==> flow/design.v <==
`timescale 1ns / 1ps
module get_conv_target_angle(
input signed [19:0] target_angle,
output reg signed [19:0] target_angle_conv,
output reg [2:0] quadrant_loc
    );
  always@(*)
    begin
        if ((target_angle >{16'd90,4'd0}) && (target_angle <= {16'd180,4'd0})) target_angle_conv = target_angle - {16'd90,4'd0};
        else if ((target_angle >{16'd180,4'd0}) && (target_angle <= {16'd270,4'd0})) target_angle_conv = target_angle - {16'd180,4'd0};
        else if ((target_angle > {16'd270,4'd0}) && (target_angle <= {16'd360,4'd0})) target_angle_conv = target_angle - {16'd360,4'd0};
        else target_angle_conv = target_angle;
    end 
  always@(*)
    begin
        if ((target_angle >{16'd90,4'd0}) && (target_angle <= {16'd180,4'd0})) quadrant_loc = 3'd2;
        else if ((target_angle >{16'd180,4'd0}) && (target_angle <= {16'd270,4'd0})) quadrant_loc = 3'd3;
        else if ((target_angle > {16'd270,4'd0}) && (target_angle <= {16'd360,4'd0})) quadrant_loc = 3'd4;
        else quadrant_loc = 3'd1;
    end    
endmodule
`timescale 1ns / 1ps
module output_mapping(
input signed [19:0] x, 
input signed [19:0] y,
input [2:0] quadrant_loc,
output reg signed [19:0] x_res,
output reg signed [19:0] y_res
    );
always@(*)
    begin
        if (quadrant_loc == 3'd2) x_res = -y;
        else if (quadrant_loc == 3'd3) x_res = -x;
        else  x_res = x; 
    end
 always@(*)
   begin
     if (quadrant_loc == 3'd2)       y_res = x;
     else if (quadrant_loc == 3'd3)  y_res = -y;
     else                            y_res = y; 
   end
endmodule
`timescale 1ns / 1ps
module cordic_sin_cos(clk,rst,target_angle,x_res,y_res);
 input clk,rst;   
 input signed [19:0] target_angle;    
 output reg signed [19:0] x_res;  
 output reg signed [19:0] y_res;  
 wire signed [19:0] x_res_comb;  
 wire signed [19:0] y_res_comb;  
 reg signed [19:0] x [9:0];   
 reg signed [19:0] y [9:0];   
 wire signed[19:0] arc_tan [8:0];   
 reg  signed[19:0] z[8:0];   
 reg  d[8:0];  
 wire signed [19:0] target_angle_conv;   
 wire [2:0] quadrant_loc;  
 assign arc_tan[0] = {{6{1'b0}},10'b0000101101,4'b0000};    
 assign arc_tan[1] = {{6{1'b0}},10'b0000011010,4'b1001};    
 assign arc_tan[2] = {{6{1'b0}},10'b0000001110,4'b0000};    
 assign arc_tan[3] = {{6{1'b0}},10'b0000000111,4'b0010};    
 assign arc_tan[4] = {{6{1'b0}},10'b0000000011,4'b1001};    
 assign arc_tan[5] = {{6{1'b0}},10'b0000000001,4'b1100};    
 assign arc_tan[6] = {{6{1'b0}},10'b0000000000,4'b1110};    
 assign arc_tan[7] = {{6{1'b0}},10'b0000000000,4'b0111};    
 assign arc_tan[8] = {{6{1'b0}},10'b0000000000,4'b0011};    
 get_conv_target_angle conv_angle(.target_angle(target_angle),.target_angle_conv(target_angle_conv),.quadrant_loc(quadrant_loc));
 output_mapping out_map(.x(x[9][19:0]),.y(y[9][19:0]),.quadrant_loc(quadrant_loc),.x_res(x_res_comb),.y_res(y_res_comb));
 always@(posedge clk)
  begin
    if (rst == 0)
       begin
         x_res [19:0]     <= 20'b0;
         y_res [19:0]     <= 20'b0;  
       end 
    else 
       begin
         x_res [19:0] <= x_res_comb;
         y_res [19:0] <= y_res_comb;
       end
  end
 always@(*)
   begin
      x[0] = 20'b00001001101101110001;  
      y[0] = 20'b00000000000000000000;  
      z[0] = target_angle_conv;  
      d[0] = (z[0][19] == 0) ? 1 : 0;   
   end
 always@(*)
   begin
     x[1] = (d[0] == 1) ? (x[0] - y[0]) : (x[0]+y[0]);
     y[1] = (d[0] == 1) ? (y[0] + x[0]) : (y[0]-x[0]);
     z[1] = (d[0] == 1) ? (z[0] - arc_tan[0]) : (z[0]+arc_tan[0]);
     d[1] = (z[1][19] == 0) ? 1 : 0;
     x[2] = (d[1] == 1) ? (x[1] - (y[1]>>>1)) : (x[1]+(y[1]>>>1));
     y[2] = (d[1] == 1) ? (y[1] + (x[1]>>>1)) : (y[1]-(x[1]>>>1));
     z[2] = (d[1] == 1) ? (z[1] - arc_tan[1]) : (z[1]+arc_tan[1]);
     d[2] = (z[2][19] == 0) ? 1 : 0;   
     x[3] = (d[2] == 1) ? (x[2] - (y[2]>>>2)) : (x[2]+(y[2]>>>2));
     y[3] = (d[2] == 1) ? (y[2] + (x[2]>>>2)) : (y[2]-(x[2]>>>2));
     z[3] = (d[2] == 1) ? (z[2] - arc_tan[2]) : (z[2]+arc_tan[2]);
     d[3] = (z[3][19] == 0) ? 1 : 0; 
     x[4] = (d[3] == 1) ? (x[3] - (y[3]>>>3)) : (x[3]+(y[3]>>>3));
     y[4] = (d[3] == 1) ? (y[3] + (x[3]>>>3)) : (y[3]-(x[3]>>>3));
     z[4] = (d[3] == 1) ? (z[3] - arc_tan[3]) : (z[3]+arc_tan[3]);
     d[4] = (z[4][19] == 0) ? 1 : 0; 
     x[5] = (d[4] == 1) ? (x[4] - (y[4]>>>4)) : (x[4]+(y[4]>>>4));
     y[5] = (d[4] == 1) ? (y[4] + (x[4]>>>4)) : (y[4]-(x[4]>>>4));
     z[5] = (d[4] == 1) ? (z[4] - arc_tan[4]) : (z[4]+arc_tan[4]);
     d[5] = (z[5][19] == 0) ? 1 : 0; 
     x[6] = (d[5] == 1) ? (x[5] - (y[5]>>>5)) : (x[5]+(y[5]>>>5));
     y[6] = (d[5] == 1) ? (y[5] + (x[5]>>>5)) : (y[5]-(x[5]>>>5));
     z[6] = (d[5] == 1) ? (z[5] - arc_tan[5]) : (z[5]+arc_tan[5]);
     d[6] = (z[6][19] == 0) ? 1 : 0; 
     x[7] = (d[6] == 1) ? (x[6] - (y[6]>>>6)) : (x[6]+(y[6]>>>6));
     y[7] = (d[6] == 1) ? (y[6] + (x[6]>>>6)) : (y[6]-(x[6]>>>6));
     z[7] = (d[6] == 1) ? (z[6] - arc_tan[6]) : (z[6]+arc_tan[6]);
     d[7] = (z[7][19] == 0) ? 1 : 0; 
     x[8] = (d[7] == 1) ? (x[7] - (y[7]>>>7)) : (x[7]+(y[7]>>>7));
     y[8] = (d[7] == 1) ? (y[7] + (x[7]>>>7)) : (y[7]-(x[7]>>>7));
     z[8] = (d[7] == 1) ? (z[7] - arc_tan[7]) : (z[7]+arc_tan[7]);
     d[8] = (z[8][19] == 0) ? 1 : 0; 
     x[9] = (d[8] == 1) ? (x[8] - (y[8]>>>8)) : (x[8]+(y[8]>>>8));
     y[9] = (d[8] == 1) ? (y[8] + (x[8]>>>8)) : (y[8]-(x[8]>>>8));
     z[9] = (d[8] == 1) ? (z[8] - arc_tan[8]) : (z[8]+arc_tan[8]);
     d[9] = (z[9][19] == 0) ? 1 : 0; 
   end
endmodule
Reports on cordic_sin_cos
What the tools print for cordic_sin_cos, step after step. Lines are those of the file above, counted from 1. Operators carry their Yosys type and port widths (W data, S select, Z words). Library cell names are shortened. Not given: n/a

Design top: cordic_sin_cos. Clock port: clk. Standard-cell library: sky130hd. Timing corner: tt_025C_1v80.

Elaborated design
Counts by Yosys on the flattened word-level netlist (proc, flatten, opt, wreduce). Print and check cells are left out. Cells with the same type and inputs are merged into one.

The figure for $add $sub $neg is 53. For magnitude comparators the number is 6. For equal/unequal tests the number is 2. Under mux-type cells stands 44. The figure for reduce/logical cells is 3.

Operator list (number): $mux W20 (32); $sub A20 B11 Y20 const B (2); $add A20 B12 Y20 (2); $sub A20 B12 Y20 (2); $add A20 B13 Y20 (2); $sub A20 B13 Y20 (2); $le A20 B13 Y1 const B (2); $add A20 B14 Y20 (2); $sub A20 B14 Y20 (2); $add A20 B15 Y20 (2); $sub A20 B15 Y20 (2); $add A20 B16 Y20 (2); $sub A20 B16 Y20 (2); $add A20 B17 Y20 (2); $sub A20 B17 Y20 (2); $add A20 B18 Y20 (2); $sub A20 B18 Y20 (2); $neg A20 Y20 (2); $add A17 B19 Y20 const A (1); $sub A17 B19 Y20 const A (1); $add A20 B10 Y20 const B (1); $sub A20 B10 Y20 const B (1); $add A20 B11 Y20 const B (1); $gt A20 B11 Y1 const B (1); $sub A20 B12 Y20 const B (1); $gt A20 B12 Y1 const B (1); $le A20 B12 Y1 const B (1); $sub A20 B13 Y20 const B (1).

Not listed: further kinds 19, cells in them 32.

The entry for flip-flop bits (word level) reads 40. For input port bits the number is 22. The figure for output and inout port bits is 40. For cells after elaboration the number is 110.

Logic depth
Longest topological path by Yosys (ltp), each cell counted once; first at word level (registers and memories cut), then after technology mapping (sequential cells cut; the memories' decode and read muxes count).

Depth in word-level cells: 26. For ABC_AREA the number is 0. For mapped depth the number is 152. The figure for depth with buffers taken out is 143.

Mapped cells and area
Source: synth_stat.txt of the flow (Yosys; design flattened, memories mapped). It holds for the ABC_AREA given above (unset counts as 0); a run with the other value may have another netlist.

Cells by type: ha_1 (number 408, area in all 5.1E+03 µm²); xnor2_1 (number 324, area in all 2.84E+03 µm²); a21oi_1 (number 288, area in all 1.44E+03 µm²); xor2_1 (number 141, area in all 1.23E+03 µm²); nor2_1 (number 272, area in all 1.02E+03 µm²); o21ai_0 (number 203, area in all 1.02E+03 µm²); dfxtp_1 (number 40, area in all 800.768 µm²); nand2_1 (number 212, area in all 795.763 µm²); inv_1 (number 210, area in all 788.256 µm²); a21o_1 (number 104, area in all 780.749 µm²); o21bai_1 (number 78, area in all 585.562 µm²); o21a_1 (number 71, area in all 533.011 µm²); fa_1 (number 19, area in all 380.365 µm²); nor3_1 (number 73, area in all 365.35 µm²); nor2b_1 (number 57, area in all 356.592 µm²); or3_1 (number 44, area in all 275.264 µm²); nand2b_1 (number 40, area in all 250.24 µm²); nand3_1 (number 42, area in all 210.202 µm²).

Other cell types: 79; their cells: 487.

For cells in the netlist the number is 3113. The entry for synthesis area reads 22565.4 µm². Under sequential part of the area stands 800.8 µm². The figure for mapped flip-flops is 40. The entry for buffers reads 55.

The figures by module come from a second, unflattened synthesis with its own total; it is not the netlist above.

Under cell total of the unflattened synthesis stands 3291. For area (unflattened synthesis) the number is 24020.5 µm².

Each row is one instance without its submodules.

By module: cordic_sin_cos (instances 1, cells 2911, area 21628.2 µm², seq. area 800.8 µm²); output_mapping (instances 1, cells 270, area 1606.5 µm², seq. area 0.0 µm²); (name not given) (instances 1, cells 110, area 785.8 µm², seq. area 0.0 µm²).

Worst setup path after synthesis
Path of least setup slack by OpenSTA after synthesis, without wires, with an ideal clock, recovery checks aside; 20% of the period is set as input and as output delay. Where synthesis merged equal registers, the netlist keeps one of their names.

Path kind: input -> register. Start point: input (no name shown). End point: register x_res[18]. Under clock period stands 35000 ps. Under external input delay stands 7000 ps. The entry for setup time reads 121 ps. The entry for launch time at the first pin reads 7000 ps. Arrival: 34102 ps. Required time: 34879 ps. The figure for path slack is 777 ps. Path delay: 27223 ps. The entry for stages on the path reads 129. For path buffers the number is 12. The entry for period reached after synthesis reads 34223 ps.

"path delay" = arrival - input delay + setup time. "stages on the path": output pins that drive a net of the path, with the launching flip-flop's if there is one; two outputs of one cell count as two. "period reached after synthesis" = period - worst setup slack (recovery checks aside). The figure is calculated, with input and output delays left at 20% of the set period. Between the ends stands the longest chain of elaborated cells between them, by number of cells; it is not shown to be the way that was timed. Of several equally long chains one is given. A line is the first line of the expression or statement that the cell stems from. Yosys adds cells for indexed reads and writes and turns some case tables into memories.

Cells stage by stage: buf_4 > or4_4 > nor3b_2 > o211ai_2 > o2111a_1 > o21ai_4 > clkinv_1 > ha_1 > a21oi_1 > o21bai_1 > a21oi_1 > o21bai_1 > a21oi_1 > o21bai_1 > a21oi_1 > o21bai_1 > a21oi_1 > o21bai_1 > [... 93 more ...] > o21ai_0 > a21oi_1 > o21ai_0 > a21oi_1 > o21ai_0 > a21oi_1 > o21ai_0 > nand2_1 > nor2_1 > nor2_1 > or4_1 > nor3_1 > or3b_2 > nor3_1 > nor3b_1 > xnor2_1 > a211oi_1 > nor2b_1. Under cells in the longest elaborated chain stands 26. Elaborated cells between the ends (all ways): 106. Those cells by class: add/sub (53); compare (6); eq/ne (2); mux (42); reduce/logical (3).

RTL lines, path after synthesis: start, declared (line 46); $gt A20 B13 Y1 (line 11); $logic_and A1 B1 Y1 (line 11); $mux W20 (line 11); $mux W20 (line 10); $mux W20 (line 9); $mux W1 (line 87) `d[0] = (z[0][19] == 0) ? 1 : 0;`; $mux W20 (line 92) `y[1] = (d[0] == 1) ? (y[0] + x[0]) : (y[0]-x[0]);`; [... 12 more ...]; $add A20 B13 Y20 (line 119) `x[8] = (d[7] == 1) ? (x[7] - (y[7]>>>7)) : (x[7]+(y[7]>>>7));`; $mux W20 (line 119); $add A20 B12 Y20 (line 123) `x[9] = (d[8] == 1) ? (x[8] - (y[8]>>>8)) : (x[8]+(y[8]>>>8));`; $mux W20 (line 123); $neg A20 Y20 (line 33) `else if (quadrant_loc == 3'd3) x_res = -x;`; $mux W20 (line 33); $mux W20 (line 32) `if (quadrant_loc == 3'd2) x_res = -y;`; end, assigned (line 73) `x_res [19:0]     <= 20'b0;`; end, assigned (line 78) `x_res [19:0] <= x_res_comb;`; end, declared (line 47) `output reg signed [19:0] x_res;`.

Timing after layout
From the final timing report of run 1: the path of least setup slack in the routed layout; clock arrival at registers is part of the times. The path's times are printed in steps of 10 ps; the period is the one set.

Path kind: input -> register. Start point: input (no name shown). End point: register y_res[17]. Under clock period stands 31300 ps. Under external input delay stands 6260 ps. The entry for setup time reads 130 ps. The entry for launch time at the first pin reads 6260 ps. Arrival: 30030 ps. Required time: 31440 ps. The figure for path slack is 1410 ps. The entry for stages on the path reads 116. For path buffers the number is 6.

Between the ends stands the longest chain of elaborated cells between them, by number of cells; it is not shown to be the way that was timed. Of several equally long chains one is given.

Cells stage by stage: clkdlybuf4s50_1 > buf_6 > inv_1 > ha_1 > nand2_1 > nor4_1 > or3_1 > buf_4 > o2111a_1 > o21ai_4 > ha_1 > a21o_1 > a21oi_2 > o21bai_1 > a21oi_2 > o21bai_1 > a21oi_2 > o21bai_1 > [... 80 more ...] > o311ai_0 > o21ai_1 > or3b_1 > o211ai_1 > and2_1 > o21ai_0 > nor2_2 > nor2_1 > ha_1 > inv_1 > o21bai_1 > a21oi_2 > xnor2_2 > or3_1 > or3_1 > xor2_1 > a222oi_1 > nor2b_1. Under cells in the longest elaborated chain stands 26. Elaborated cells between the ends (all ways): 105. Those cells by class: add/sub (52); compare (6); eq/ne (2); mux (42); reduce/logical (3).

RTL lines, path after layout: start, declared (line 46); $gt A20 B13 Y1 (line 11); $logic_and A1 B1 Y1 (line 11); $mux W20 (line 11); $mux W20 (line 10); $mux W20 (line 9); $mux W1 (line 87) `d[0] = (z[0][19] == 0) ? 1 : 0;`; $mux W20 (line 92) `y[1] = (d[0] == 1) ? (y[0] + x[0]) : (y[0]-x[0]);`; [... 12 more ...]; $sub A20 B13 Y20 (line 120) `y[8] = (d[7] == 1) ? (y[7] + (x[7]>>>7)) : (y[7]-(x[7]>>>7));`; $mux W20 (line 120); $sub A20 B12 Y20 (line 124) `y[9] = (d[8] == 1) ? (y[8] + (x[8]>>>8)) : (y[8]-(x[8]>>>8));`; $mux W20 (line 124); $neg A20 Y20 (line 39) `else if (quadrant_loc == 3'd3)  y_res = -y;`; $mux W20 (line 39); $mux W20 (line 38) `if (quadrant_loc == 3'd2)       y_res = x;`; end, assigned (line 74) `y_res [19:0]     <= 20'b0;`; end, assigned (line 79) `y_res [19:0] <= y_res_comb;`; end, declared (line 48) `output reg signed [19:0] y_res;`.

# Flow runs of cordic_sin_cos

6 stored runs of cordic_sin_cos in the flow (synthesis by Yosys, layout by OpenROAD, sky130hd cells), in arbitrary order. Constraints: input delay and output delay 20% of the set period each, output load 0.01 pF. "critical path time" = time allowed to the worst setup path (clock period - input delay - output delay, where it has them) - its slack; a late launch clock adds to it, a late capture clock takes from it. "critical path time" is given in steps of 10 ps.

Run 1 has these settings: CELL_PAD_IN_SITES_GLOBAL_PLACEMENT 1; GPL_TIMING_DRIVEN 1; SLEW_MARGIN 35; TNS_END_PERCENT 80; period_ns 31.3; CAP_MARGIN 20; CORE_MARGIN 2; CORE_UTILIZATION 40. The die size reads 58329.5 µm². The critical path time stands at 23630 ps. Worst setup path type: input -> register. The mapped cell area after synthesis comes to 22565.4 µm². For the standard-cell area after routing the run shows 26870.8 µm². The setup slack of the worst path is 1414 ps. The measured final setup TNS is 0 ps.

Run 2 has these settings: CAP_MARGIN 0; CELL_PAD_IN_SITES_DETAIL_PLACEMENT 1; CELL_PAD_IN_SITES_GLOBAL_PLACEMENT 1; CORE_MARGIN 7; CTS_CLUSTER_DIAMETER 319; CTS_CLUSTER_SIZE 67; GPL_ROUTABILITY_DRIVEN 1; GPL_TIMING_DRIVEN 0; SLEW_MARGIN 10; period_ns 35.0; CORE_UTILIZATION 40. The die size reads 63259.8 µm². The critical path time stands at 26560 ps. Worst setup path type: input -> register. The mapped cell area after synthesis comes to 22565.4 µm². For the standard-cell area after routing the run shows 25461.9 µm². The setup slack of the worst path is 1437 ps. The measured final setup TNS is 0 ps.

Run 3 has these settings: CAP_MARGIN 0; CELL_PAD_IN_SITES_GLOBAL_PLACEMENT 0; CORE_MARGIN 7; GPL_TIMING_DRIVEN 0; period_ns 35.0; CORE_UTILIZATION 40; SLEW_MARGIN 20. The die size reads 63259.8 µm². The critical path time stands at 26370 ps. Worst setup path type: input -> register. The mapped cell area after synthesis comes to 22565.4 µm². For the standard-cell area after routing the run shows 25101.6 µm². The setup slack of the worst path is 1633 ps. The measured final setup TNS is 0 ps.

Run 4 has these settings: CAP_MARGIN 0; CELL_PAD_IN_SITES_GLOBAL_PLACEMENT 3; CORE_MARGIN 7; period_ns 35.0; CORE_UTILIZATION 40; SLEW_MARGIN 20. The die size reads 63259.8 µm². The critical path time stands at 26490 ps. Worst setup path type: input -> register. The mapped cell area after synthesis comes to 22565.4 µm². For the standard-cell area after routing the run shows 24634.9 µm². The setup slack of the worst path is 1509 ps. The measured final setup TNS is 0 ps.

Run 5 has these settings: period_ns 35.0; CAP_MARGIN 20; CORE_MARGIN 2; CORE_UTILIZATION 40; SLEW_MARGIN 20. The die size reads 58329.5 µm². The critical path time stands at 26110 ps. Worst setup path type: input -> register. The mapped cell area after synthesis comes to 22565.4 µm². For the standard-cell area after routing the run shows 24692.4 µm². The setup slack of the worst path is 1889 ps. The measured final setup TNS is 0 ps.

Run 6 has these settings: CELL_PAD_IN_SITES_DETAIL_PLACEMENT 2; CELL_PAD_IN_SITES_GLOBAL_PLACEMENT 0; CORE_MARGIN 5; CORE_UTILIZATION 72; GPL_ROUTABILITY_DRIVEN 1; GPL_TIMING_DRIVEN 1; SETUP_SLACK_MARGIN 3.55; SLEW_MARGIN 35; TNS_END_PERCENT 25; period_ns 25.7; CAP_MARGIN 20. Outcome: not finished: placement ended with error DPL-0038.
